==> flow/design.v <==
module seven_seg(en,in,seg);
input [3:0] in;
input en;
output [7:0] seg;
reg [7:0] seg;
always@(en or in)
begin
 if (!en) seg=8'b11111111;
 else case(in)
 4'd0: seg=8'b11000000;
 4'd1: seg=8'b11111001;
 4'd2: seg=8'b10100100;
 4'd3: seg=8'b10110000;
 4'd4: seg=8'b10011001;
 4'd5: seg=8'b10010010;
 4'd6: seg=8'b10000010;
 4'd7: seg=8'b11011000;
 4'd8: seg=8'b10000000;
 4'd9: seg=8'b10010000;
 default: seg=8'b11111111;
 endcase
 end
 endmodule 
module seven_seg_dot (en,in,seg);
input [3:0] in;
input en;
output [7:0] seg;
reg [7:0] seg;
always@(en or in)
begin
 if (!en) seg=8'b11111111;
 else case(in)
 4'd0: seg=8'b01000000;
 4'd1: seg=8'b01111001;
 4'd2: seg=8'b00100100;
 4'd3: seg=8'b00110000;
 4'd4: seg=8'b00011001;
 4'd5: seg=8'b00010010;
 4'd6: seg=8'b00000010;
 4'd7: seg=8'b01011000;
 4'd8: seg=8'b00000000;
 4'd9: seg=8'b00010000;
 default: seg=8'b11111111;
 endcase
 end
 endmodule 
module bcd_8421 (clk, rst, data, unit, ten, hun, thou, ten_thou, hun_thou);
input clk, rst;
input [19:0] data;
output [3:0] unit, ten, hun, thou, ten_thou, hun_thou;
reg [5:0]  cnt_shift;
reg [43:0] data_shift;  
reg        shift_sig;
reg [3:0]  unit, ten, hun, thou, ten_thou, hun_thou;
always@(posedge clk or posedge rst)
if (rst)
cnt_shift <= 5'd0;
else if (cnt_shift == 5'd21 && shift_sig == 1'b0)
cnt_shift <= 5'd0;
else if (shift_sig == 1'b0)
cnt_shift <= cnt_shift +1'b1;
else 
cnt_shift <= cnt_shift;
always@(posedge clk or posedge rst)
if (rst)
data_shift <= 44'b0;
else if (cnt_shift == 5'd0 && shift_sig == 1'b0)
data_shift <= {24'd0, data};
else if ((cnt_shift <= 5'd20) && (shift_sig == 1'b1))
begin
data_shift[23:20] <= (data_shift[23:20] > 4'b0100)?(data_shift[23:20] + 4'b0011):(data_shift[23:20]);
data_shift[27:24] <= (data_shift[27:24] > 4'b0100)?(data_shift[27:24] + 4'b0011):(data_shift[27:24]);
data_shift[31:28] <= (data_shift[31:28] > 4'b0100)?(data_shift[31:28] + 4'b0011):(data_shift[31:28]);
data_shift[35:32] <= (data_shift[35:32] > 4'b0100)?(data_shift[35:32] + 4'b0011):(data_shift[35:32]);
data_shift[39:36] <= (data_shift[39:36] > 4'b0100)?(data_shift[39:36] + 4'b0011):(data_shift[39:36]);
data_shift[43:40] <= (data_shift[43:40] > 4'b0100)?(data_shift[43:40] + 4'b0011):(data_shift[43:40]);
end
else if ((cnt_shift <= 5'd20) && (shift_sig == 1'b0))
data_shift <= data_shift << 1;
else 
data_shift <= data_shift;
always@(posedge clk or posedge rst)
if(rst == 1'b1)
shift_sig <= 1'b1;
else 
shift_sig <= ~shift_sig;
always@(posedge clk or posedge rst)
if(rst)
begin
unit <= 4'd0;
ten  <= 4'd0;
hun  <= 4'd0;
thou <= 4'd0;
ten_thou <= 4'd0;
hun_thou <= 4'd0;
end
else if (cnt_shift == 5'd21)
begin
 unit  <= data_shift[23:20];
 ten   <= data_shift[27:24];
 hun   <= data_shift[31:28];
 thou  <= data_shift[35:32];
 ten_thou <= data_shift[39:36];
 hun_thou <= data_shift[43:40];
 end
 endmodule
module adc_3008(clk, rst, cs, mosi, sck, miso, start, seg0, seg1, seg2, seg3, seg4, seg5); 
input clk, rst;
input miso;
input start;
output reg cs;
output reg mosi, sck;
output [7:0] seg0, seg1, seg2, seg3, seg4, seg5;
reg [2:0] state;     
reg [7:0] cnt_clk;   
reg [4:0] cnt_sck;   
reg [3:0] cnt_bit;   
reg [2:0] cnt_byte; 
reg rd_sig;          
reg [10:0] data_reg; 
reg [9:0] data_out;  
reg send_data_sig;   
reg [31:0] cnt;      
reg start_sig;       
wire [3:0] unit;
wire [3:0] ten; 
wire [3:0] hun; 
wire [3:0] thou; 
wire [3:0] ten_thou;
wire [3:0] hun_thou;
wire [19:0] data_bcd;
wire [19:0] data_bcd_vol;
assign data_bcd = {10'b0, data_out};
assign data_bcd_vol = (data_bcd*20'd479)/20'd1023;
parameter [2:0] INTIAL = 3'd0,
                WAIT_START = 3'd1,
                WRITE = 3'd2,
		READ = 3'd3,
		WAIT_END = 3'd4,
		END = 3'd5;
parameter WR_IN = 11'b000001_10010;
parameter cnt_clk_max = 8'd219;
parameter cnt_max = 32'd1_999;
always@(posedge clk or posedge rst)
if (rst)
cnt <= 32'd0;
else if (cnt == cnt_max)
cnt <= 32'd0;
else if (start == 1'b1)
cnt <= cnt + 1'b1;
always@(posedge clk or posedge rst)
if (rst)
start_sig <= 1'b0;
else if (start == 1'b1 && cnt == cnt_max)  
start_sig <= 1'b1;
else 
start_sig <= 1'b0;
always@(posedge clk or posedge rst)
if (rst)
state <= INTIAL;
else 
case(state)
INTIAL: if (start_sig == 1'b1)
        state <= WAIT_START;
		  else 
		  state <= INTIAL;
WAIT_START: if (cnt_byte == 3'd0 && cnt_clk == cnt_clk_max)
            state <= WRITE;
            else 
            state <= WAIT_START;			
WRITE: if (cnt_byte == 3'd1 && cnt_clk == cnt_clk_max)
       state <= READ;
	   else 
	   state <= WRITE;
READ: if (cnt_byte == 3'd2 && cnt_clk == cnt_clk_max)
      state <= WAIT_END;
      else 
      state <= READ;	  
WAIT_END: if (cnt_byte == 3'd3 && cnt_clk == cnt_clk_max)
          state <= END;
		    else 
		    state <= WAIT_END;
END: if (cnt_byte == 3'd4 && cnt_clk == cnt_clk_max)
     state <= INTIAL;
     else 
     state <= END;
default: state <= INTIAL;
endcase
always@(posedge clk or posedge rst)
if (rst)
cnt_clk <= 8'd0;
else if (state == INTIAL)
cnt_clk <= 8'd0;
else if (cnt_clk == cnt_clk_max) 
cnt_clk <= 8'd0;
else if (state != INTIAL)
cnt_clk <= cnt_clk + 1'b1;
always@(posedge clk or posedge rst)
if (rst)
cnt_byte <= 3'd0;
else if (cnt_byte == 3'd4 && cnt_clk == cnt_clk_max)
cnt_byte <= 3'd0;
else if (cnt_clk == cnt_clk_max)
cnt_byte <= cnt_byte + 1'b1;
always@(posedge clk or posedge rst)
if (rst)
cnt_sck <= 5'd0;
else if (state == WRITE && cnt_byte == 3'd1 && cnt_sck == 5'd19)
cnt_sck <= 5'd0;
else if (state ==READ && cnt_byte == 3'd2 && cnt_sck == 5'd19)
cnt_sck <= 5'd0;
else if (state == WRITE && cnt_byte == 3'd1)
cnt_sck <= cnt_sck + 1'b1;
else if (state ==READ && cnt_byte == 3'd2)
cnt_sck <= cnt_sck + 1'b1;
else 
cnt_sck <= 1'b0;
always@(posedge clk or posedge rst)
if (rst)
sck <= 1'b0;
else if (cnt_sck == 5'd0 && cnt_byte == 3'd3)
sck <= 1'b0;
else if (cnt_sck == 5'd0 && cnt_byte == 3'd1 && cnt_bit >= 4'd5)
sck <= 1'b0;
else if (cnt_sck == 5'd10 && cnt_byte == 3'd1 && cnt_bit >= 4'd5)
sck <= 1'b1;
else if (cnt_sck == 5'd0 && cnt_byte == 3'd2)
sck <= 1'b0;
else if (cnt_sck == 5'd10 && cnt_byte == 3'd2)
sck <= 1'b1;
else 
sck <= sck;
always@(posedge clk or posedge rst)
if (rst)
cnt_bit <= 4'd0;
else if (cnt_bit == 4'd10 && cnt_sck == 5'd10)
cnt_bit <= 4'd0;
else if (cnt_sck == 5'd10)
cnt_bit <= cnt_bit + 1'b1;
always@(posedge clk or posedge rst)
if (rst)
cs <= 1'b1;
else if (start_sig == 1'b1)
cs <= 1'b0;
else if (cnt_byte == 3'd3 && cnt_clk == cnt_clk_max && state == WAIT_END)
cs <= 1'b1;
always@(posedge clk or posedge rst)
if (rst)
mosi <= 1'b0;
else if (state == WRITE && cnt_byte == 4'd1 && cnt_sck == 5'd0)
mosi <= WR_IN[10-cnt_bit];
else if (state != WRITE)
mosi <= 1'b0;
always@(posedge clk or posedge rst)
if (rst)
rd_sig <= 1'b0;
else if (state == READ && cnt_byte == 4'd2 && cnt_sck == 5'd9)
rd_sig <= 1'b1;
else 
rd_sig <= 1'b0;
always@(posedge clk or posedge rst)
if (rst)
data_reg <= 11'd0;
else if (rd_sig == 1'b1)
data_reg <= {data_reg[9:0], miso};
always@(posedge clk or posedge rst)
if (rst)
send_data_sig <= 1'b0;
else if (cnt_byte == 4'd2 && cnt_clk == cnt_clk_max)
send_data_sig <= 1'b1;
else 
send_data_sig <= 1'b0;
always@(posedge clk or posedge rst)
if (rst)
data_out <= 10'd0;
else if (send_data_sig == 1'b1)
data_out <= data_reg[9:0];
else 
data_out <= data_out;
bcd_8421 bcd_8421_inst(
.clk(clk), 
.rst(rst), 
.data(data_bcd_vol), 
.unit(unit), 
.ten(ten), 
.hun(hun), 
.thou(thou), 
.ten_thou(ten_thou), 
.hun_thou(hun_thou)
);
seven_seg s0(
.en(1'b1),
.in(unit), 
.seg(seg0));
seven_seg s1(
.en(1'b1),
.in(ten), 
.seg(seg1));
seven_seg_dot s2(
.en(1'b1),
.in(hun), 
.seg(seg2));
seven_seg s3(
.en(1'b1),
.in(thou), 
.seg(seg3));
seven_seg s4(
.en(1'b1),
.in(ten_thou), 
.seg(seg4));
seven_seg s5(
.en(1'b1),
.in(hun_thou), 
.seg(seg5));
endmodule
Reports on adc_3008:

Each step is given for the RTL above and for the edited RTL.
"before" refers to lines of the RTL above, "after" to lines of the edited file.
"difference" is "after" less "before", of the values as shown; "relative change" is that difference over "before", in percent.
Operators: Yosys type, input widths -> output width; for muxes data width and select width s.
The mark -- stands for no value.

* design top: adc_3008
* clock: clk
* cell library: sky130hd
* corner: tt_025C_1v80

Edit of the RTL:

The edit as a unified diff against the file above.
This change comes from a script, not from a designer. The edited design behaves differently; no optimisation was intended.

```diff
@@ -147,5 +147,5 @@
 else if (cnt == cnt_max)
 cnt <= 32'd0;
-else if (start == 1'b1)
+else 
 cnt <= cnt + 1'b1;
 always@(posedge clk or posedge rst)
```

After elaboration:

Yosys after proc, flatten, opt, wreduce and memory -nomap, before mapping. Memory bits, and registers merged into a memory's read port (data or address), are not among the register bits. Print and check cells are not counted. Equal cells are merged and count once.
Memory sizes are those after Yosys's memory passes, which may raise the word count (mostly to a power of two), join words into wider ones and drop unused or constant bits.

Operators by class
* add/subtract/negate cells: before 13, after 13, difference 0, relative change 0.00%
* $mul: before 1, after 1, difference 0, relative change 0.00%
* divide/modulo/power cells: before 1, after 1, difference 0, relative change 0.00%
* $lt $le $gt $ge: before 8, after 8, difference 0, relative change 0.00%
* eq/ne operators: before 25, after 25, difference 0, relative change 0.00%
* shift-type cells: before 1, after 1, difference 0, relative change 0.00%
* muxes and demuxes: before 61, after 60, difference -1, relative change -1.64%
* bitwise logic cells: before 1, after 1, difference 0, relative change 0.00%
* reductions and logical operators: before 46, after 45, difference -1, relative change -2.17%

Operators by type and width
* $reduce_bool 2->1: before 6, after 5, difference -1, relative change -16.67%
* $mux 32: before 2, after 1, difference -1, relative change -50.00%
* $mux 4: before 26, after 26, difference 0, relative change 0.00%
* $logic_and 1x1->1: before 25, after 25, difference 0, relative change 0.00%
* $mux 1: before 15, after 15, difference 0, relative change 0.00%
* $ne 3x2->1 const B: before 7, after 7, difference 0, relative change 0.00%
* $reduce_and 2->1: before 7, after 7, difference 0, relative change 0.00%
* $add 4x2->4 const B: before 6, after 6, difference 0, relative change 0.00%
* $gt 4x3->1 const B: before 6, after 6, difference 0, relative change 0.00%
* $eq 3x2->1 const B: before 4, after 4, difference 0, relative change 0.00%
* $mux 3: before 4, after 4, difference 0, relative change 0.00%
* $mux 5: before 4, after 4, difference 0, relative change 0.00%
* $eq 3x3->1 const B: before 3, after 3, difference 0, relative change 0.00%
* $mux 20: before 3, after 3, difference 0, relative change 0.00%
* $mux 8: before 3, after 3, difference 0, relative change 0.00%
* $reduce_bool 3->1: before 3, after 3, difference 0, relative change 0.00%
* $eq 3x1->1 const B: before 2, after 2, difference 0, relative change 0.00%
* $eq 5x4->1 const B: before 2, after 2, difference 0, relative change 0.00%
* $logic_not 3->1: before 2, after 2, difference 0, relative change 0.00%
* $mux 6: before 2, after 2, difference 0, relative change 0.00%
* $add 3x1->3 const B: before 1, after 1, difference 0, relative change 0.00%
* $add 32x1->32 const B: before 1, after 1, difference 0, relative change 0.00%
* $add 4x1->4 const B: before 1, after 1, difference 0, relative change 0.00%
* $add 5x1->5 const B: before 1, after 1, difference 0, relative change 0.00%
* $add 6x1->6 const B: before 1, after 1, difference 0, relative change 0.00%
* $add 8x1->8 const B: before 1, after 1, difference 0, relative change 0.00%
* $div 20x10->20 const B: before 1, after 1, difference 0, relative change 0.00%
* $eq 32x11->1 const B: before 1, after 1, difference 0, relative change 0.00%

Not every row of either side is listed.

Word-level totals
* register bits after elaboration: before 156, after 156, difference 0, relative change 0.00%
* latch bits: before 0, after 0, difference 0
* bits in writable memories: before 0, after 0, difference 0
* ROM bits: before 688, after 688, difference 0, relative change 0.00%
* word width x clocked read ports: before 0, after 0, difference 0
* memories kept: before 6, after 6, difference 0, relative change 0.00%
* input port bits: before 4, after 4, difference 0, relative change 0.00%
* output and inout bits: before 51, after 51, difference 0, relative change 0.00%
* elaborated cells: before 192, after 190, difference -2, relative change -1.04%

Memories
* words x width with read and write ports: before 16x8 r1 w0; 16x7 r1 w0; 16x7 r1 w0; 16x7 r1 w0; 16x7 r1 w0; 16x7 r1 w0, after 16x8 r1 w0; 16x7 r1 w0; 16x7 r1 w0; 16x7 r1 w0; 16x7 r1 w0; 16x7 r1 w0

Longest topological paths:

Depth = most cells in a row (Yosys ltp): at word level without a register or memory, in the mapped netlist without a sequential cell, where the memories' decode and read muxes count.

Logic depth
* depth in word-level cells: before 7, after 7, difference 0, relative change 0.00%
* ABC_AREA: before 0, after 0
* depth in mapped cells: before 48, after 42, difference -6, relative change -12.50%
* mapped depth without buffers: before 42, after 39, difference -3, relative change -7.14%

Synthesis result:

The flow's flattened synthesis, as Yosys stat reports it; memories are mapped. The netlist is that of the ABC_AREA named above (0 if unset); the other value can give another one.

Synthesis totals
* cell count: before 1615, after 1594, difference -21, relative change -1.30%
* chip area (Yosys) (mm^2): before 0.0137932, after 0.0137056, difference -0.0000876, relative change -0.64%
* flip-flop cells: before 156, after 156, difference 0, relative change 0.00%
* buffers: before 74, after 64, difference -10, relative change -13.51%

Cells by type
* sky130_fd_sc_hd__nand4_1: before 31, after 18, difference -13, relative change -41.94%
* sky130_fd_sc_hd__nor3_1: before 39, after 28, difference -11, relative change -28.21%
* sky130_fd_sc_hd__nand2_1: before 142, after 152, difference +10, relative change +7.04%
* sky130_fd_sc_hd__xnor2_1: before 39, after 49, difference +10, relative change +25.64%
* sky130_fd_sc_hd__o21ai_0: before 112, after 121, difference +9, relative change +8.04%
* sky130_fd_sc_hd__buf_6: before 8, after 0, difference -8, relative change -100.00%
* sky130_fd_sc_hd__nand3_1: before 56, after 49, difference -7, relative change -12.50%
* sky130_fd_sc_hd__o31ai_1: before 23, after 16, difference -7, relative change -30.43%
* sky130_fd_sc_hd__xor2_1: before 32, after 26, difference -6, relative change -18.75%
* sky130_fd_sc_hd__nand2b_1: before 18, after 12, difference -6, relative change -33.33%
* sky130_fd_sc_hd__nor3_2: before 1, after 6, difference +5, relative change +500.00%
* sky130_fd_sc_hd__nor2_1: before 138, after 134, difference -4, relative change -2.90%
* sky130_fd_sc_hd__mux2_2: before 27, after 23, difference -4, relative change -14.81%
* sky130_fd_sc_hd__and3_1: before 19, after 23, difference +4, relative change +21.05%
* sky130_fd_sc_hd__a21o_1: before 14, after 10, difference -4, relative change -28.57%
* sky130_fd_sc_hd__nor2b_1: before 14, after 10, difference -4, relative change -28.57%
* sky130_fd_sc_hd__or3_1: before 13, after 17, difference +4, relative change +30.77%
* sky130_fd_sc_hd__a211oi_1: before 10, after 14, difference +4, relative change +40.00%

Not every row of either side is listed.
The figures by module come from a second, unflattened synthesis with its own total; it is not the netlist above.

Unflattened totals
* cell total of the unflattened synthesis: before 1678, after 1604, difference -74, relative change -4.41%
* area (unflattened synthesis) (mm^2): before 0.0144188, after 0.0143738, difference -0.0000450, relative change -0.31%

Each row is one instance without its submodules.

Modules, before
* adc_3008: times used 1, cells 1088, area 0.0091663 mm^2, seq. area 0.0020282 mm^2
* bcd_8421: times used 1, cells 384, area 0.0038887 mm^2, seq. area 0.0018781 mm^2
* seven_seg: times used 5, cells 34, area 0.0002265 mm^2, seq. area 0 mm^2
* seven_seg_dot: times used 1, cells 36, area 0.0002315 mm^2, seq. area 0 mm^2

Modules, after
* adc_3008: times used 1, cells 1016, area 0.0091275 mm^2, seq. area 0.0020282 mm^2
* bcd_8421: times used 1, cells 382, area 0.0038825 mm^2, seq. area 0.0018781 mm^2
* seven_seg: times used 5, cells 34, area 0.0002265 mm^2, seq. area 0 mm^2
* seven_seg_dot: times used 1, cells 36, area 0.0002315 mm^2, seq. area 0 mm^2

Path before layout:

Source: OpenSTA report_checks on the synthesized netlist (no wires, ideal clock, input and output delay 20% of the period each), path of least setup slack; recovery checks are left aside. Register names are those of the netlist, which keeps one name where synthesis merged equal registers.

Timing path after synthesis
* path kind: before reg2reg, after reg2reg
* start: before reg data_out[2], after reg data_out[2]
* end: before reg bcd_8421_inst.data_shift[0], after reg bcd_8421_inst.data_shift[0]
* clock period (ns): before 20.0, after 20.0, difference 0.0, relative change 0.00%
* library setup time (ns): before 0.086, after 0.092, difference +0.006
* time at the first pin (ns): before 0.000, after 0.000, difference 0.000
* data arrival time (ns): before 10.721, after 10.405, difference -0.316, relative change -2.95%
* required time (ns): before 19.914, after 19.908, difference -0.006, relative change -0.03%
* slack (ns): before 9.192, after 9.504, difference +0.312
* path delay (ns): before 10.807, after 10.497, difference -0.310, relative change -2.87%
* driving pins on the path: before 45, after 40, difference -5, relative change -11.11%
* path buffers: before 4, after 1, difference -3, relative change -75.00%
* period reached after synthesis (ns): before 10.808, after 10.496, difference -0.312, relative change -2.89%

"path delay" = arrival - input delay + setup time.
"driving pins on the path": output pins that drive a net of the path, with the launching flip-flop's if there is one; two outputs of one cell count as two.
"period reached after synthesis" is the clock period less the worst setup slack; recovery checks do not enter. This is arithmetic on one report: input and output delays are still those of the set period (20% each).
Between the ends stands the longest chain of elaborated cells between them, by number of cells; it is not shown to be the way that was timed. Of several equally long chains one is given.
Each line given opens the expression or statement behind the cell; cells for indexed reads and writes are added by Yosys, which also makes memories of some case tables.
A register here has more assigning lines than the two given.

Between the ends, after synthesis, before:
* cell sequence: sky130_fd_sc_hd__dfrtp_1 -> sky130_fd_sc_hd__inv_1 -> sky130_fd_sc_hd__fa_1 -> sky130_fd_sc_hd__inv_1 -> sky130_fd_sc_hd__fa_1 -> sky130_fd_sc_hd__fa_1 -> sky130_fd_sc_hd__inv_1 -> sky130_fd_sc_hd__fa_1 -> sky130_fd_sc_hd__inv_1 -> sky130_fd_sc_hd__ha_1 -> sky130_fd_sc_hd__buf_2 -> sky130_fd_sc_hd__a21oi_2 -> sky130_fd_sc_hd__o21ai_1 -> sky130_fd_sc_hd__and3_1 -> sky130_fd_sc_hd__or3b_1 -> sky130_fd_sc_hd__and3_1 -> sky130_fd_sc_hd__buf_4 -> sky130_fd_sc_hd__a2111o_1 -> [... 9 more ...] -> sky130_fd_sc_hd__nand4_2 -> sky130_fd_sc_hd__buf_6 -> sky130_fd_sc_hd__o32ai_2 -> sky130_fd_sc_hd__a21o_1 -> sky130_fd_sc_hd__or3_4 -> sky130_fd_sc_hd__nor2_1 -> sky130_fd_sc_hd__nor2_1 -> sky130_fd_sc_hd__xnor2_1 -> sky130_fd_sc_hd__ha_1 -> sky130_fd_sc_hd__inv_1 -> sky130_fd_sc_hd__or3_1 -> sky130_fd_sc_hd__o31a_1 -> sky130_fd_sc_hd__a211o_1 -> sky130_fd_sc_hd__or2_1 -> sky130_fd_sc_hd__a311oi_1 -> sky130_fd_sc_hd__nand2_1 -> sky130_fd_sc_hd__a221o_1 -> sky130_fd_sc_hd__o221ai_2
* length of the longest elaborated chain: 3
* elaborated cells on any way between the ends: 3
* source lines of those cells: 2
* classes of those cells: mul (1); div (1); mux (1)

RTL lines, path after synthesis, before
* start: declaration: line 121 `reg [9:0] data_out;`
* start: assignment: line 277 `data_out <= data_reg[9:0];`
* start: assignment: line 279 `data_out <= data_out;`
* $mul 10x9->19: line 134 `assign data_bcd_vol = (data_bcd*20'd479)/20'd1023;`
* $div 20x10->20: line 134
* $mux 20: line 67 `else if (cnt_shift == 5'd0 && shift_sig == 1'b0)`
* end: assignment: line 68 `data_shift <= {24'd0, data};`
* end: assignment: line 79 `data_shift <= data_shift << 1;`
* end: declaration: line 52 `reg [43:0] data_shift;`

Between the ends, after synthesis, after:
* cell sequence: sky130_fd_sc_hd__dfrtp_1 -> sky130_fd_sc_hd__inv_1 -> sky130_fd_sc_hd__fa_1 -> sky130_fd_sc_hd__inv_1 -> sky130_fd_sc_hd__fa_1 -> sky130_fd_sc_hd__fa_1 -> sky130_fd_sc_hd__inv_1 -> sky130_fd_sc_hd__fa_1 -> sky130_fd_sc_hd__inv_1 -> sky130_fd_sc_hd__ha_1 -> sky130_fd_sc_hd__buf_2 -> sky130_fd_sc_hd__a21oi_1 -> sky130_fd_sc_hd__o21ai_1 -> sky130_fd_sc_hd__a21o_2 -> sky130_fd_sc_hd__a211oi_2 -> sky130_fd_sc_hd__nand4_1 -> sky130_fd_sc_hd__or3_1 -> sky130_fd_sc_hd__a211o_1 -> [... 4 more ...] -> sky130_fd_sc_hd__mux2i_4 -> sky130_fd_sc_hd__o31ai_4 -> sky130_fd_sc_hd__a211o_1 -> sky130_fd_sc_hd__a2111o_1 -> sky130_fd_sc_hd__and3_4 -> sky130_fd_sc_hd__a211oi_4 -> sky130_fd_sc_hd__a31oi_1 -> sky130_fd_sc_hd__or2_1 -> sky130_fd_sc_hd__a41oi_4 -> sky130_fd_sc_hd__xnor2_1 -> sky130_fd_sc_hd__ha_1 -> sky130_fd_sc_hd__and2_1 -> sky130_fd_sc_hd__o211ai_2 -> sky130_fd_sc_hd__o22ai_2 -> sky130_fd_sc_hd__a41oi_2 -> sky130_fd_sc_hd__nor4b_2 -> sky130_fd_sc_hd__o2111ai_1 -> sky130_fd_sc_hd__o31ai_2
* length of the longest elaborated chain: 3
* elaborated cells on any way between the ends: 3
* source lines of those cells: 2
* classes of those cells: mul (1); div (1); mux (1)

RTL lines, path after synthesis, after
* start: declaration: line 121 `reg [9:0] data_out;`
* start: assignment: line 277 `data_out <= data_reg[9:0];`
* start: assignment: line 279 `data_out <= data_out;`
* $mul 10x9->19: line 134 `assign data_bcd_vol = (data_bcd*20'd479)/20'd1023;`
* $div 20x10->20: line 134
* $mux 20: line 67 `else if (cnt_shift == 5'd0 && shift_sig == 1'b0)`
* end: assignment: line 68 `data_shift <= {24'd0, data};`
* end: assignment: line 79 `data_shift <= data_shift << 1;`
* end: declaration: line 52 `reg [43:0] data_shift;`

Worst path after layout:

Path of least setup slack in the final report of each run of set A (OpenROAD, finished layout, wires in). Where an end is a register, its clock arrival counts in the times.

Timing path after layout
* path kind: before reg2reg, after reg2reg
* start: before reg data_out[7], after reg data_out[2]
* end: before reg bcd_8421_inst.data_shift[0], after reg bcd_8421_inst.data_shift[0]
* clock period (ns): before 20.0, after 20.0, difference 0.0, relative change 0.00%
* library setup time (ns): before 0.08, after 0.08, difference 0.00
* time at the first pin (ns): before 0.43, after 0.42, difference -0.01, relative change -2.33%
* data arrival time (ns): before 12.64, after 12.22, difference -0.42, relative change -3.32%
* required time (ns): before 20.34, after 20.33, difference -0.01, relative change -0.05%
* slack (ns): before 7.71, after 8.11, difference +0.40
* driving pins on the path: before 42, after 38, difference -4, relative change -9.52%
* path buffers: before 0, after 0, difference 0

Between the ends stands the longest chain of elaborated cells between them, by number of cells; it is not shown to be the way that was timed. Of several equally long chains one is given.
A register here has more assigning lines than the two given.

Between the ends, after layout, before:
* cell sequence: sky130_fd_sc_hd__dfrtp_1 -> sky130_fd_sc_hd__inv_1 -> sky130_fd_sc_hd__fa_1 -> sky130_fd_sc_hd__inv_1 -> sky130_fd_sc_hd__fa_1 -> sky130_fd_sc_hd__fa_1 -> sky130_fd_sc_hd__inv_1 -> sky130_fd_sc_hd__fa_1 -> sky130_fd_sc_hd__inv_1 -> sky130_fd_sc_hd__ha_1 -> sky130_fd_sc_hd__o211ai_2 -> sky130_fd_sc_hd__o21ai_4 -> sky130_fd_sc_hd__a311o_1 -> sky130_fd_sc_hd__and4_1 -> sky130_fd_sc_hd__and4_4 -> sky130_fd_sc_hd__nand3_1 -> sky130_fd_sc_hd__a221oi_1 -> sky130_fd_sc_hd__o21ai_0 -> [... 6 more ...] -> sky130_fd_sc_hd__o211ai_1 -> sky130_fd_sc_hd__nand4_2 -> sky130_fd_sc_hd__o31ai_1 -> sky130_fd_sc_hd__xor2_1 -> sky130_fd_sc_hd__nand4bb_1 -> sky130_fd_sc_hd__nor2_1 -> sky130_fd_sc_hd__nor2_1 -> sky130_fd_sc_hd__xnor2_1 -> sky130_fd_sc_hd__ha_1 -> sky130_fd_sc_hd__inv_1 -> sky130_fd_sc_hd__or3_1 -> sky130_fd_sc_hd__o31a_1 -> sky130_fd_sc_hd__a211o_1 -> sky130_fd_sc_hd__or2_1 -> sky130_fd_sc_hd__a311oi_1 -> sky130_fd_sc_hd__nand2_1 -> sky130_fd_sc_hd__a221o_1 -> sky130_fd_sc_hd__o221ai_2
* length of the longest elaborated chain: 3
* elaborated cells on any way between the ends: 3
* source lines of those cells: 2
* classes of those cells: mul (1); div (1); mux (1)

RTL lines, path after layout, before
* start: declaration: line 121 `reg [9:0] data_out;`
* start: assignment: line 277 `data_out <= data_reg[9:0];`
* start: assignment: line 279 `data_out <= data_out;`
* $mul 10x9->19: line 134 `assign data_bcd_vol = (data_bcd*20'd479)/20'd1023;`
* $div 20x10->20: line 134
* $mux 20: line 67 `else if (cnt_shift == 5'd0 && shift_sig == 1'b0)`
* end: assignment: line 68 `data_shift <= {24'd0, data};`
* end: assignment: line 79 `data_shift <= data_shift << 1;`
* end: declaration: line 52 `reg [43:0] data_shift;`

Between the ends, after layout, after:
* cell sequence: sky130_fd_sc_hd__dfrtp_1 -> sky130_fd_sc_hd__inv_1 -> sky130_fd_sc_hd__fa_1 -> sky130_fd_sc_hd__fa_1 -> sky130_fd_sc_hd__inv_1 -> sky130_fd_sc_hd__ha_1 -> sky130_fd_sc_hd__inv_1 -> sky130_fd_sc_hd__fa_1 -> sky130_fd_sc_hd__inv_1 -> sky130_fd_sc_hd__fa_1 -> sky130_fd_sc_hd__a211oi_1 -> sky130_fd_sc_hd__o21ai_2 -> sky130_fd_sc_hd__xnor2_1 -> sky130_fd_sc_hd__nor3_2 -> sky130_fd_sc_hd__nand2_1 -> sky130_fd_sc_hd__a2111oi_0 -> sky130_fd_sc_hd__a211o_1 -> sky130_fd_sc_hd__a2111oi_4 -> [... 2 more ...] -> sky130_fd_sc_hd__a2bb2oi_1 -> sky130_fd_sc_hd__or4_4 -> sky130_fd_sc_hd__o31ai_4 -> sky130_fd_sc_hd__a211o_1 -> sky130_fd_sc_hd__a2111o_1 -> sky130_fd_sc_hd__nand3_2 -> sky130_fd_sc_hd__or3_4 -> sky130_fd_sc_hd__o311a_1 -> sky130_fd_sc_hd__a41oi_4 -> sky130_fd_sc_hd__xnor2_1 -> sky130_fd_sc_hd__ha_1 -> sky130_fd_sc_hd__and2_1 -> sky130_fd_sc_hd__o211ai_2 -> sky130_fd_sc_hd__o22ai_2 -> sky130_fd_sc_hd__a41oi_2 -> sky130_fd_sc_hd__nor4b_2 -> sky130_fd_sc_hd__o2111ai_1 -> sky130_fd_sc_hd__o31ai_2
* length of the longest elaborated chain: 3
* elaborated cells on any way between the ends: 3
* source lines of those cells: 2
* classes of those cells: mul (1); div (1); mux (1)

RTL lines, path after layout, after
* start: declaration: line 121 `reg [9:0] data_out;`
* start: assignment: line 277 `data_out <= data_reg[9:0];`
* start: assignment: line 279 `data_out <= data_out;`
* $mul 10x9->19: line 134 `assign data_bcd_vol = (data_bcd*20'd479)/20'd1023;`
* $div 20x10->20: line 134
* $mux 20: line 67 `else if (cnt_shift == 5'd0 && shift_sig == 1'b0)`
* end: assignment: line 68 `data_shift <= {24'd0, data};`
* end: assignment: line 79 `data_shift <= data_shift << 1;`
* end: declaration: line 52 `reg [43:0] data_shift;`

Measured runs:

Both versions went through the flow (Yosys, OpenROAD) with the same settings in each pair. Constraints: input delay and output delay 20% of the set period each, output load 0.01 pF.

Flow settings, set A:
* CORE_UTILIZATION: 40
* period_ns: 20.0
* CAP_MARGIN: 20
* CORE_MARGIN: 2
* SLEW_MARGIN: 20

Final reports, set A
* synthesized cell area (mm^2): before 0.0137932, after 0.0137056, difference -0.0000876, relative change -0.64%
* full die area (mm^2): before 0.0359842, after 0.0357607, difference -0.0002235, relative change -0.62%
* final design utilization (%): before 44.2, after 45.1, difference +0.9
* lowest setup slack (ns): before 7.706, after 8.108, difference +0.402
* sum of negative setup slack (ns): before 0.000, after 0.000, difference 0.000
* lowest hold slack (ns): before 0.388, after 0.436, difference +0.048
* total design power (µW): before 681.4, after 647.5, difference -33.9, relative change -4.98%
* period achieved (ns): before 12.294, after 11.892, difference -0.402, relative change -3.27%

Flow settings, set B:
* ABC_AREA: 1
* CORE_ASPECT_RATIO: 1.05
* CORE_UTILIZATION: 19
* SETUP_SLACK_MARGIN: 2.23
* period_ns: 9.27
* CAP_MARGIN: 20
* CORE_MARGIN: 2
* SLEW_MARGIN: 20

Final reports, set B
* synthesized cell area (mm^2): before 0.0137269, after 0.0137269, difference 0.0000000, relative change 0.00%
* full die area (mm^2): before 0.0744137, after 0.0744137, difference 0.0000000, relative change 0.00%
* final design utilization (%): before 26.4, after 26.5, difference +0.1
* lowest setup slack (ns): before -0.047, after -0.242, difference -0.195
* sum of negative setup slack (ns): before -0.047, after -0.370, difference -0.323
* lowest hold slack (ns): before 0.443, after 0.386, difference -0.057
* total design power (µW): before 1448, after 1355, difference -93, relative change -6.42%
* period achieved (ns): before 9.317, after 9.512, difference +0.195, relative change +2.09%

"period achieved" = clock period - worst setup slack. The figure is calculated, with input and output delays left at 20% of the set period.
"total design power" is the tool's figure for a default switching activity; nothing was simulated.
